==> flow/design.v <==
module ANDarray (regDst, ALUSrc, memToReg, regWrite, memRead, memWrite, branch, ALUOp1, ALUOp2, op);
	input[5:0] op;
	output regDst, ALUSrc, memToReg, regWrite, memRead, memWrite, branch, ALUOp1, ALUOp2;
	wire Rformat, lw, sw, beq;
	assign Rformat = (~op[0]) & (~op[1]) & (~op[2]) & (~op[3]) & (~op[4]) & (~op[5]), lw = (op[0]) & (op[1]) & (~op[2]) & (~op[3]) & (~op[4]) & (op[5]), sw = (op[0]) & (op[1]) & (~op[2]) & (op[3]) & (~op[4]) & (op[5]), beq = (~op[0]) & (~op[1]) & (op[2]) & (~op[3]) & (~op[4]) & (~op[5]);
	assign regDst = Rformat;
	assign ALUSrc = lw | sw;
	assign memToReg =  lw;
	assign regWrite = Rformat | lw;
	assign memRead = lw;
	assign memWrite = sw;
	assign branch = beq;
	assign ALUOp1 = Rformat;
	assign ALUOp2 = beq;
endmodule
module ALUControl(operation, ALUOp, ff);
	input[1:0] ALUOp;
	input [5:0] ff;
	output [2:0] operation;
	wire w0, w1, w2, w3;
	assign w0 = ff[0] | ff[3];
	assign operation[0] = ALUOp[1] & w0;
	assign w1 = ~ff[2];
	assign w2 = ~ALUOp[1];
	assign operation[1] = w2 | w1;
	assign w3 = ff[1] & ALUOp[1];
	assign operation[2] = w3 | ALUOp[0];
endmodule
module ALU32Bit(zero, carryOut, result, a, b, op);
	input [31:0] a, b;
	input [2:0] op;
	output reg [31:0] result;
	output zero, carryOut;
	reg carryOut;
	assign zero = (result == 0) ? 1 : 0;
	always @(a or b or op)
	begin
		carryOut = 1'b0;
		case(op)
			0: result = a & b;
			1: result = a | b;
			2: {carryOut, result[31:0]} = a + b;
			6: {carryOut, result[31:0]} = a - b;
			7: result = a < b ? 1 : 0;
			default: result = 0;
		endcase
	end
endmodule
module ALUUnit(clock, ALUOp, funct, a, b, result, zero, carryOut);
	input clock;
	input [1:0] ALUOp;
	input [5:0] funct;
	input [31:0] a, b;
	output reg [31:0] result;
	output reg zero, carryOut;
	reg [1:0] aluOpQ;
	reg [5:0] functQ;
	reg [31:0] aQ, bQ;
	wire [2:0] operation;
	wire [31:0] aluResult;
	wire aluZero, aluCarry;
	ALUControl ctl(operation, aluOpQ, functQ);
	ALU32Bit alu(aluZero, aluCarry, aluResult, aQ, bQ, operation);
	always @(posedge clock)
	begin
		aluOpQ <= ALUOp;
		functQ <= funct;
		aQ <= a;
		bQ <= b;
		result <= aluResult;
		zero <= aluZero;
		if (operation == 3'd2 || operation == 3'd6)
			carryOut <= aluCarry;
	end
endmodule
# From RTL to reports: ALUUnit
# Module ALUUnit before and after one edit of its RTL, step after step.
# "orig" refers to lines of the RTL above, "edited" to lines of the edited file.
# "change" is "edited" less "orig", of the values as shown.
# Operators: Yosys type, input widths -> output width; for muxes data width and select width s.
# The mark -- stands for no value.
# design
design	ALUUnit
clock	clock
library	sky130hd
lib_corner	tt_025C_1v80

# Edit of the RTL
# Unified diff, file above to edited file.
# This change comes from a script, not from a designer. The edited design behaves differently; no optimisation was intended.
# begin of diff
@@ -70,5 +70,4 @@
 		result <= aluResult;
 		zero <= aluZero;
-		if (operation == 3'd2 || operation == 3'd6)
 			carryOut <= aluCarry;
 	end
# end of diff

# Word-level counts
# Counts by Yosys on the flattened word-level netlist (proc, flatten, opt, wreduce; memories kept). Register bits leave out memories and registers merged into their read ports (data or address); mux counts leave out enables and synchronous resets folded into registers. Print and check cells are left out. Cells with the same type and inputs are merged into one.
# word_totals
element	orig	edited	change
input_bits	73	73	0
ff_bits	104	104	0
out_inout_bits	34	34	0
# op_classes
element	orig	edited	change
mux	4	4	0
compare	1	1	0
reduce_and_logical	3	2	-1
equal	4	4	0
n_addsub	2	2	0
logic	9	9	0
# ops
op	orig	edited	change
$logic_or 1x1->1	1	0	-1
# Unchanged operator kinds not shown: 16.

# Longest topological paths
# Longest topological path by Yosys (ltp), each cell counted once; first at word level (registers and memories cut), then after technology mapping (sequential cells cut; the memories' decode and read muxes count).
# logic_depth
element	orig	edited	change
ltp_word	6	6	0
abc_area	0	0	--
ltp_mapped	15	14	-1
depth_no_buf	14	14	0

# After synthesis
# Source: synth_stat.txt of the flow (Yosys; design flattened, memories mapped). It holds for the ABC_AREA given above (unset counts as 0); a run with the other value may have another netlist.
# types
cell	orig	edited	change
sky130_fd_sc_hd__a21oi_1	88	68	-20
sky130_fd_sc_hd__a221o_1	6	19	13
sky130_fd_sc_hd__o21ai_0	35	46	11
sky130_fd_sc_hd__nor2_1	71	81	10
sky130_fd_sc_hd__nand3_1	20	10	-10
sky130_fd_sc_hd__a211o_1	10	2	-8
sky130_fd_sc_hd__inv_1	90	97	7
sky130_fd_sc_hd__nand4_1	4	11	7
sky130_fd_sc_hd__a221oi_1	12	6	-6
sky130_fd_sc_hd__or2_2	8	2	-6
sky130_fd_sc_hd__buf_2	5	11	6
sky130_fd_sc_hd__a21o_1	19	14	-5
sky130_fd_sc_hd__nand2b_1	10	5	-5
sky130_fd_sc_hd__o221a_2	9	4	-5
sky130_fd_sc_hd__clkbuf_1	30	26	-4
sky130_fd_sc_hd__nor3_1	17	13	-4
sky130_fd_sc_hd__xnor2_1	4	8	4
sky130_fd_sc_hd__a21boi_0	2	6	4
# Unchanged cell types not shown: 13.
# The list need not be complete.
# mapped
element	orig	edited	change
mapped_area_um2	7254.5	7293.2	38.7
mapped_cells	882	882	0
ffs	104	104	0
buffers	41	41	0
# The figures by module come from a second, unflattened synthesis with its own total; it is not the netlist above.
# hier_totals
element	orig	edited	change
hier_cells	828	827	-1
area_unflattened_um2	7136.8	7113.1	-23.7
# Rows give one instance, submodules left out.
# by_module_orig
module	cells	n_inst	mod_area_um2	seq_area_um2
ALU32Bit	718	1	4972.3	0.0
ALUUnit	107	1	2145.8	2132.0
ALUControl	3	1	18.8	0.0
# by_module_edited
module	cells	n_inst	mod_area_um2	seq_area_um2
ALU32Bit	718	1	4972.3	0.0
ALUUnit	106	1	2122.0	2122.0
ALUControl	3	1	18.8	0.0

# Path before layout
# Source: OpenSTA report_checks on the synthesized netlist (no wires, ideal clock, input and output delay 20% of the period each), path of least setup slack; recovery checks are left aside. Register names are those of the netlist, which keeps one name where synthesis merged equal registers.
# synth_timing
element	orig	edited	change
path_kind	reg2reg	reg2reg	--
from	reg aQ[0]	reg bQ[0]	--
to	reg zero	reg zero	--
launch_ns	0.000	0.000	0.000
t_required_ns	4.927	4.927	0.000
t_arrival_ns	3.497	3.527	0.030
stages	15	15	0
period_ns	5.0	5.0	0.0
delay_ns	3.570	3.600	0.030
path_buffers	0	0	0
slack_ns	1.430	1.400	-0.030
synth_period_reached_ns	3.57	3.6	0.03
# "delay_ns" is the arrival time less input delay plus setup time.
# "stages": output pins that drive a net of the path, with the launching flip-flop's if there is one; two outputs of one cell count as two.
# "synth_period_reached_ns" = period - worst setup slack (recovery checks aside). The figure is calculated, with input and output delays left at 20% of the set period.
# synth_via_orig
path_cell_list	sky130_fd_sc_hd__dfxtp_1 -> sky130_fd_sc_hd__inv_1 -> sky130_fd_sc_hd__ha_1 -> sky130_fd_sc_hd__fa_1 -> sky130_fd_sc_hd__or2_1 -> sky130_fd_sc_hd__a2111o_1 -> sky130_fd_sc_hd__and2_1 -> sky130_fd_sc_hd__a221oi_2 -> sky130_fd_sc_hd__o21ai_1 -> sky130_fd_sc_hd__or4_1 -> sky130_fd_sc_hd__or4_1 -> sky130_fd_sc_hd__nor4b_2 -> sky130_fd_sc_hd__and4b_1 -> sky130_fd_sc_hd__nand3_1 -> sky130_fd_sc_hd__nor3_2
# synth_rtl_orig
element	line_no	rtl
from (decl)	58	reg [31:0] aQ, bQ;
from (assign)	68	aQ <= a;
to (assign)	71	zero <= aluZero;
to (decl)	55	output reg zero, carryOut;
# orig: No chain of elaborated cells between the ends is given.
# synth_via_edited
path_cell_list	sky130_fd_sc_hd__dfxtp_1 -> sky130_fd_sc_hd__ha_1 -> sky130_fd_sc_hd__inv_1 -> sky130_fd_sc_hd__fa_1 -> sky130_fd_sc_hd__nand3b_2 -> sky130_fd_sc_hd__a2111oi_4 -> sky130_fd_sc_hd__o21bai_2 -> sky130_fd_sc_hd__a21oi_2 -> sky130_fd_sc_hd__o2111ai_1 -> sky130_fd_sc_hd__a2111o_1 -> sky130_fd_sc_hd__a21boi_2 -> sky130_fd_sc_hd__o221ai_1 -> sky130_fd_sc_hd__a221o_1 -> sky130_fd_sc_hd__or4_1 -> sky130_fd_sc_hd__nor3_2
# synth_rtl_edited
element	line_no	rtl
from (decl)	58	reg [31:0] aQ, bQ;
from (assign)	69	bQ <= b;
to (assign)	71	zero <= aluZero;
to (decl)	55	output reg zero, carryOut;
# edited: No chain of elaborated cells between the ends is given.

# Worst path after layout
# From the final timing report of each run of pair A: the path of least setup slack in the routed layout; clock arrival at registers is part of the times.
# layout_timing
element	orig	edited	change
path_kind	reg2reg	reg2reg	--
from	reg aQ[10]	reg aQ[6]	--
to	reg zero	reg zero	--
period_ns	5.0	5.0	0.0
t_arrival_ns	4.57	4.47	-0.10
path_buffers	0	0	0
t_required_ns	5.29	5.29	0.00
stages	14	14	0
launch_ns	0.35	0.36	0.01
slack_ns	0.72	0.82	0.10
# layout_via_orig
path_cell_list	sky130_fd_sc_hd__dfxtp_1 -> sky130_fd_sc_hd__inv_1 -> sky130_fd_sc_hd__ha_1 -> sky130_fd_sc_hd__or4_1 -> sky130_fd_sc_hd__nand2b_1 -> sky130_fd_sc_hd__a21oi_1 -> sky130_fd_sc_hd__or4_1 -> sky130_fd_sc_hd__o221ai_1 -> sky130_fd_sc_hd__a221o_1 -> sky130_fd_sc_hd__or4b_1 -> sky130_fd_sc_hd__nor4b_2 -> sky130_fd_sc_hd__and4b_1 -> sky130_fd_sc_hd__nand3_1 -> sky130_fd_sc_hd__nor3_2
# layout_rtl_orig
element	line_no	rtl
from (decl)	58	reg [31:0] aQ, bQ;
from (assign)	68	aQ <= a;
to (assign)	71	zero <= aluZero;
to (decl)	55	output reg zero, carryOut;
# orig: No chain of elaborated cells between the ends is given.
# layout_via_edited
path_cell_list	sky130_fd_sc_hd__dfxtp_1 -> sky130_fd_sc_hd__inv_1 -> sky130_fd_sc_hd__ha_1 -> sky130_fd_sc_hd__nor2_2 -> sky130_fd_sc_hd__nand2_1 -> sky130_fd_sc_hd__a2111oi_4 -> sky130_fd_sc_hd__nor2_2 -> sky130_fd_sc_hd__a221o_1 -> sky130_fd_sc_hd__a221o_1 -> sky130_fd_sc_hd__or4b_1 -> sky130_fd_sc_hd__or4_1 -> sky130_fd_sc_hd__nor3_1 -> sky130_fd_sc_hd__nand4_1 -> sky130_fd_sc_hd__nor3_2
# layout_rtl_edited
element	line_no	rtl
from (decl)	58	reg [31:0] aQ, bQ;
from (assign)	68	aQ <= a;
to (assign)	71	zero <= aluZero;
to (decl)	55	output reg zero, carryOut;
# edited: No chain of elaborated cells between the ends is given.

# Measured runs
# Both versions went through the flow (Yosys, OpenROAD) with the same settings in each pair. Constraints: input delay and output delay 20% of the set period each, output load 0.01 pF.
# flow_settings_pair_A
CORE_UTILIZATION	40
period_ns	5.0
CAP_MARGIN	20
CORE_MARGIN	2
SLEW_MARGIN	20
# results_pair_A
element	orig	edited	change
setup_tns_ns	0.000	0.000	0.000
post_route_util_pct	49.2	49.5	0.3
achieved_period_ns	4.285	4.184	-0.101
die_footprint_um2	19229.4	19329.3	99.9
holdWs_ns	0.637	0.668	0.031
totalPower_uw	2486	2535	49
final_stdcell_area_um2	8808.5	8858.5	50.0
synth_chip_area_um2	7254.5	7293.2	38.7
timing.setup.ws_ns	0.715	0.816	0.101
# flow_settings_pair_B
ABC_AREA	1
CAP_MARGIN	0
CORE_MARGIN	7
CORE_UTILIZATION	37
GPL_TIMING_DRIVEN	1
MAX_ROUTING_LAYER	met4
PLACE_DENSITY_LB_ADDON	0.13
TNS_END_PERCENT	10
period_ns	6.93
SLEW_MARGIN	20
# results_pair_B
element	orig	edited	change
setup_tns_ns	0.000	0.000	0.000
post_route_util_pct	44.5	43.7	-0.8
achieved_period_ns	3.307	3.385	0.078
die_footprint_um2	28506.9	28986.8	479.9
holdWs_ns	0.688	0.692	0.004
totalPower_uw	1902	1932	30
final_stdcell_area_um2	10453.8	10537.6	83.8
synth_chip_area_um2	8871.0	9033.7	162.7
timing.setup.ws_ns	3.623	3.545	-0.078
# "achieved_period_ns": clock period set for the run, less the worst setup slack. It is reckoned from that one timing run; input and output delays stay at 20% of the period that was set.
# By "totalPower_uw" is meant OpenSTA's value without simulated activity: inputs other than the clock are taken to toggle once in ten clock periods, and the tool carries that through the logic.
